==> flow/design.v <==
module cordic #(parameter WIDTH = 32, ITER = 16)(
    input clk,
    input rst,
    input start,
    input mode,  
    input signed [WIDTH-1:0] x_in,
    input signed [WIDTH-1:0] y_in,
    input signed [WIDTH-1:0] z_in,
    output reg signed [WIDTH-1:0] x_out,
    output reg signed [WIDTH-1:0] y_out,
    output reg signed [WIDTH-1:0] z_out,
    output reg done
);
    localparam signed [WIDTH-1:0] K = 32'sd19898;   
    localparam IDLE = 2'd0, PROCESS = 2'd1, DONE = 2'd2;
    reg signed [WIDTH-1:0] x, y, z;
    reg [4:0] i;
    reg [1:0] state;
    reg mode_r;  
    function signed [WIDTH-1:0] atan_table;
        input [3:0] idx;
        case (idx)
            4'd0:  atan_table = 32'sd25736;
            4'd1:  atan_table = 32'sd15192;
            4'd2:  atan_table = 32'sd8027;
            4'd3:  atan_table = 32'sd4074;
            4'd4:  atan_table = 32'sd2045;
            4'd5:  atan_table = 32'sd1023;
            4'd6:  atan_table = 32'sd511;
            4'd7:  atan_table = 32'sd256;
            4'd8:  atan_table = 32'sd128;
            4'd9:  atan_table = 32'sd64;
            4'd10: atan_table = 32'sd32;
            4'd11: atan_table = 32'sd16;
            4'd12: atan_table = 32'sd8;
            4'd13: atan_table = 32'sd4;
            4'd14: atan_table = 32'sd2;
            default: atan_table = 32'sd1;
        endcase
    endfunction
    always @(posedge clk or posedge rst) begin
        if (rst) begin
            state <= IDLE;
            done <= 0;
            x <= 0; y <= 0; z <= 0;
            x_out <= 0; y_out <= 0; z_out <= 0;
            i <= 0;
            mode_r <= 0;
        end 
        else begin
            case (state)
                IDLE: begin
                    done <= 0;
                    if (start) begin
                        x <= mode ? x_in : K;
                        y <= mode ? y_in : 0;
                        z <= mode ? 0 : z_in;
                        mode_r <= mode;
                        i <= 0;
                        state <= PROCESS;
                    end
                end
                PROCESS: begin
                    if (i < ITER) begin
                        if ((mode_r == 0 && z >= 0) || (mode_r == 1 && y < 0)) begin
                            x <= x - (y >>> i);
                            y <= y + (x >>> i);
                            z <= z - atan_table(i[3:0]);
                        end 
                        else begin
                            x <= x + (y >>> i);
                            y <= y - (x >>> i);
                            z <= z + atan_table(i[3:0]);
                        end
                        i <= i + 1;
                    end 
                    else begin
                        x_out <= x;
                        y_out <= y;
                        z_out <= z;
                        done <= 1;
                        state <= DONE;
                    end
                end
                DONE: begin
                    done <= 0;      
                    state <= IDLE;   
                end
            endcase
        end
    end
endmodule
* Tool chain data of cordic
What the tools print for cordic, step after step.
Lines are those of the file above, counted from 1.
Cell names lack the library's common part.
A cell with n/a has no value.
- Top :: cordic
- Clock :: clk
- Standard-cell library :: sky130hd
- Timing corner :: tt_025C_1v80

* Elaborated design
Yosys after proc, flatten, opt, wreduce and memory -nomap, before mapping. Memory bits, and registers merged into a memory's read port (data or address), are not among the register bits. Print and check cells are not counted.
Yosys's memory passes give these memory sizes; they may raise the number of words (mostly to a power of two), join words into wider ones and drop unused or constant bits.
- Add/subtract/negate cells :: 7
- Bitwise logic cells :: 2
- Shift-type cells :: 2
- Muxes and demuxes :: 29
- Reductions and logical operators :: 13
- Order comparisons :: 3
- Equal/unequal tests :: 5
** Operator list (number)
- 32-bit 2-to-1 mux :: 18
- 32-bit parallel mux with 2-bit select :: 3
- 32-bit adder :: 3
- 32-bit subtractor :: 3
- 32-bit by 5-bit >>> shifter with 32-bit output :: 2
- 32-bit by 1-bit >= comparator with 1-bit output with constant B :: 1
- 32-bit by 1-bit < comparator with 1-bit output with constant B :: 1
- 5-bit parallel mux with 2-bit select :: 1
- 5-bit 2-to-1 mux :: 2
- 2-bit != test with constant B :: 3
- 2-bit AND reduction :: 3
- 3-bit AND reduction :: 2
- 2-bit parallel mux with 3-bit select :: 1
- 5-bit by 1-bit adder with 5-bit output with constant B :: 1
- 5-bit < comparator with constant B :: 1
- 2-bit nonzero test :: 2
- 2-bit 2-to-1 mux :: 2
- 3-bit nonzero test :: 1
- 1-bit logical AND :: 2
- 1-bit NOT :: 2
- 2-bit by 1-bit equality test with 1-bit output with constant B :: 1
- 2-bit equality test with constant B :: 1
- 2-bit zero test :: 1
- 2-bit OR reduction :: 1
- 1-bit parallel mux with 2-bit select :: 1
- 1-bit logical OR :: 1
- 1-bit 2-to-1 mux :: 1
- Word-level cells :: 73
- Memory cells :: 2
- Bits in read-only memories :: 480
- Input port bits :: 100
- Register bits :: 201
** Memory list
- (no name shown) :: depth 16, bits a word 15, read ports 1, wr ports 0, RTL line 22 : case (idx)
- (no name shown) :: depth 16, bits a word 15, read ports 1, wr ports 0, RTL line 22

* Longest topological paths
Depth = most cells in a row (Yosys ltp): at word level without a register or memory, in the mapped netlist without a sequential cell, where the memories' decode and read muxes count.
- Word-level depth :: 10
- ABC_AREA :: 0
- Gate-level depth with buffers :: 28

* After synthesis
Source: synth_stat.txt of the flow (Yosys; design flattened, memories mapped). It holds for the ABC_AREA given above (unset counts as 0); a run with the other value may have another netlist.
The area totals of this step are shown rounded.
- Cell count :: 2087
- Chip area (Yosys) :: 18900 µm²
- Flip-flop cells :: 202
- Buffers :: 132
** Cells by type (number)
- dfrtp_1 :: 201
- ha_1 :: 112
- mux2_2 :: 123
- mux4_2 :: 58
- nor2_1 :: 214
- xnor2_1 :: 89
- a21oi_1 :: 149
- nand2_1 :: 187
- o21ai_0 :: 130
- a221oi_1 :: 69
- mux2i_1 :: 57
- xor2_1 :: 59
- a21o_1 :: 45
- clkbuf_1 :: 86
- o22ai_1 :: 34
- nand2b_1 :: 33
- mux4_1 :: 6
- o31ai_1 :: 21
Not listed: further types 76, cells in them 414.

* Worst setup path after synthesis
Source: OpenSTA report_checks on the synthesized netlist (no wires, ideal clock, input and output delay 20% of the period each), path of least setup slack; recovery checks are left aside. Register names are those of the netlist, which keeps one name where synthesis merged equal registers.
- Kind :: flip-flop to flip-flop
- Start point :: register i[0]
- End point :: register y[31]
- Time at the first pin :: 0.000 ns
- Clock period :: 7.0 ns
- Driving pins on the path :: 27
- Slack :: 0.953 ns
- Arrival :: 5.917 ns
- Buffers on the path :: 5
- Delay of the path :: 6.047 ns
- Library setup time :: 0.130 ns
- Synthesis period reached :: 6.047 ns
"delay of the path" = arrival - input delay + setup time.
"driving pins on the path" counts driving pins, that of a launching flip-flop among them; a cell with two outputs on the path counts twice.
"synthesis period reached" = period - worst setup slack (recovery checks aside). The figure is calculated, with input and output delays left at 20% of the set period.
Between the ends stands the longest chain of elaborated cells between them, by number of cells; it is not shown to be the way that was timed. Of several equally long chains one is given.
A line is the first line of the expression or statement that the cell stems from. Yosys adds cells for indexed reads and writes and turns some case tables into memories.
At most two assigning lines are given for a register; there are more.
- Cell sequence :: dfrtp_1 -> buf_6 -> buf_12 -> buf_12 -> buf_6 -> buf_6 -> mux2_1 -> a221oi_2 -> o221ai_1 -> o211ai_1 -> ha_1 -> inv_1 -> or4_1 -> o41ai_1 -> xnor2_1 -> ha_1 -> and4_1 -> a221oi_1 -> o31ai_1 -> o31a_1 -> a211oi_1 -> a21oi_1 -> a21oi_1 -> o221ai_1 -> a21oi_1 -> xnor2_1 -> o21ai_1
- Length of the longest elaborated chain :: 5
- Elaborated cells on any way between the ends :: 9
- Those cells by class :: add/sub (2); compare (1); eq/ne (1); shift (1); mux (3); reduce/logical (1)
** Ends and longest elaborated chain, after synthesis
- start: declaration :: RTL line 17 : reg [4:0] i;
- start: assignment :: RTL line 47 : i <= 0;
- start: assignment :: RTL line 75 : i <= i + 1;
- 32-bit by 5-bit >>> shifter with 32-bit output :: RTL line 72 : y <= y - (x >>> i);
- 32-bit subtractor :: RTL line 72
- 32-bit 2-to-1 mux :: RTL line 65 : if ((mode_r == 0 && z >= 0) || (mode_r == 1 && y < 0)) begin
- 32-bit 2-to-1 mux :: RTL line 64 : if (i < ITER) begin
- 32-bit parallel mux with 2-bit select :: RTL line 51 : case (state)
- end: assignment :: RTL line 56 : y <= mode ? y_in : 0;
- end: assignment :: RTL line 67 : y <= y + (x >>> i);
- end: declaration :: RTL line 16 : reg signed [WIDTH-1:0] x, y, z;

* Timing after layout
Path of least setup slack in the final report of flow run 2 (OpenROAD, finished layout, wires in). Where an end is a register, its clock arrival counts in the times.
- Kind :: flip-flop to flip-flop
- Start point :: register i[0]
- End point :: register x[30]
- Driving pins on the path :: 26
- Library setup time :: 0.08 ns
- Arrival :: 6.64 ns
- Time at the first pin :: 0.56 ns
- Slack :: 0.53 ns
- Clock period :: 6.68 ns
- Buffers on the path :: 2
Between the ends stands the longest chain of elaborated cells between them, by number of cells; it is not shown to be the way that was timed. Of several equally long chains one is given.
At most two assigning lines are given for a register; there are more.
- Cell sequence :: dfrtp_4 -> buf_12 -> mux4_2 -> mux2i_1 -> mux2i_1 -> a221oi_2 -> buf_4 -> and3b_1 -> and3_1 -> nand2_1 -> nor2_1 -> a21oi_1 -> xnor2_1 -> o21ai_0 -> ha_1 -> and3_1 -> nand2_1 -> nor2_1 -> a211oi_1 -> o21a_1 -> o31ai_2 -> o31a_1 -> o31a_1 -> nor4_1 -> a41oi_1 -> a31oi_1
- Length of the longest elaborated chain :: 5
- Elaborated cells on any way between the ends :: 9
- Those cells by class :: add/sub (2); compare (1); eq/ne (1); shift (1); mux (3); reduce/logical (1)
** Ends and longest elaborated chain, after layout
- start: declaration :: RTL line 17 : reg [4:0] i;
- start: assignment :: RTL line 47 : i <= 0;
- start: assignment :: RTL line 75 : i <= i + 1;
- 32-bit by 5-bit >>> shifter with 32-bit output :: RTL line 71 : x <= x + (y >>> i);
- 32-bit adder :: RTL line 71
- 32-bit 2-to-1 mux :: RTL line 65 : if ((mode_r == 0 && z >= 0) || (mode_r == 1 && y < 0)) begin
- 32-bit 2-to-1 mux :: RTL line 64 : if (i < ITER) begin
- 32-bit parallel mux with 2-bit select :: RTL line 51 : case (state)
- end: assignment :: RTL line 55 : x <= mode ? x_in : K;
- end: assignment :: RTL line 66 : x <= x - (y >>> i);
- end: declaration :: RTL line 16 : reg signed [WIDTH-1:0] x, y, z;

Ticket comment

5 stored runs of cordic in the flow (synthesis by Yosys, layout by OpenROAD, sky130hd cells), in arbitrary order. Constraints: input delay and output delay 20% of the set period each, output load 0.01 pF.
"allowed time less slack (worst setup path)" = time allowed to the worst setup path (clock period - input delay - output delay, where it has them) - its slack; a late launch clock adds to it, a late capture clock takes from it.
The results are shown rounded.

** Flow run 1
- Settings :: ABC_AREA=1; CAP_MARGIN=25; CELL_PAD_IN_SITES_DETAIL_PLACEMENT=1; CELL_PAD_IN_SITES_GLOBAL_PLACEMENT=3; CORE_UTILIZATION=63; CTS_CLUSTER_DIAMETER=67; GPL_ROUTABILITY_DRIVEN=0; MAX_ROUTING_LAYER=met4; PLACE_DENSITY_LB_ADDON=0.2; period_ns=7.1; CORE_MARGIN=2; SLEW_MARGIN=20
- Outcome :: stopped before the end: placement reported FLW-0024

** Flow run 2
- Settings :: CORE_UTILIZATION=40; SETUP_SLACK_MARGIN=0.15; period_ns=6.68; CAP_MARGIN=20; CORE_MARGIN=2; SLEW_MARGIN=20
- Mapped cell area after synthesis :: 18900 µm²
- Die area :: 48900 µm²
- Std-cell area (final layout) :: 22700 µm²
- Setup slack of the worst path :: 0.525 ns
- Final setup TNS :: 0.000 ns
- Worst-case hold slack :: 0.480 ns
- Allowed time less slack (worst setup path) :: 6.15 ns
- Worst path kind :: flip-flop to flip-flop

** Flow run 3
- Settings :: ABC_AREA=1; CELL_PAD_IN_SITES_DETAIL_PLACEMENT=2; CORE_MARGIN=3; CORE_UTILIZATION=63; CTS_CLUSTER_DIAMETER=197; GPL_ROUTABILITY_DRIVEN=1; GPL_TIMING_DRIVEN=0; HOLD_SLACK_MARGIN=0.08; MAX_ROUTING_LAYER=met5; MIN_ROUTING_LAYER=met1; PLACE_DENSITY_LB_ADDON=0.04; TNS_END_PERCENT=35; period_ns=4.31; CAP_MARGIN=20; SLEW_MARGIN=20
- Outcome :: stopped before the end: placement reported DPL-0033

** Flow run 4
- Settings :: ABC_AREA=1; CAP_MARGIN=25; CELL_PAD_IN_SITES_DETAIL_PLACEMENT=1; CELL_PAD_IN_SITES_GLOBAL_PLACEMENT=1; CORE_UTILIZATION=63; GPL_ROUTABILITY_DRIVEN=0; MAX_ROUTING_LAYER=met4; period_ns=7.1; CORE_MARGIN=2; SLEW_MARGIN=20
- Outcome :: stopped before the end: placement reported GPL-0301

** Flow run 5
- Settings :: ABC_AREA=1; CELL_PAD_IN_SITES_DETAIL_PLACEMENT=2; CORE_MARGIN=3; CORE_UTILIZATION=63; CTS_CLUSTER_DIAMETER=197; GPL_ROUTABILITY_DRIVEN=1; GPL_TIMING_DRIVEN=1; HOLD_SLACK_MARGIN=0.08; MAX_ROUTING_LAYER=met4; MIN_ROUTING_LAYER=met1; PLACE_DENSITY_LB_ADDON=0.01; TNS_END_PERCENT=35; period_ns=4.31; CAP_MARGIN=20; SLEW_MARGIN=20
- Outcome :: stopped before the end: placement reported DPL-0033
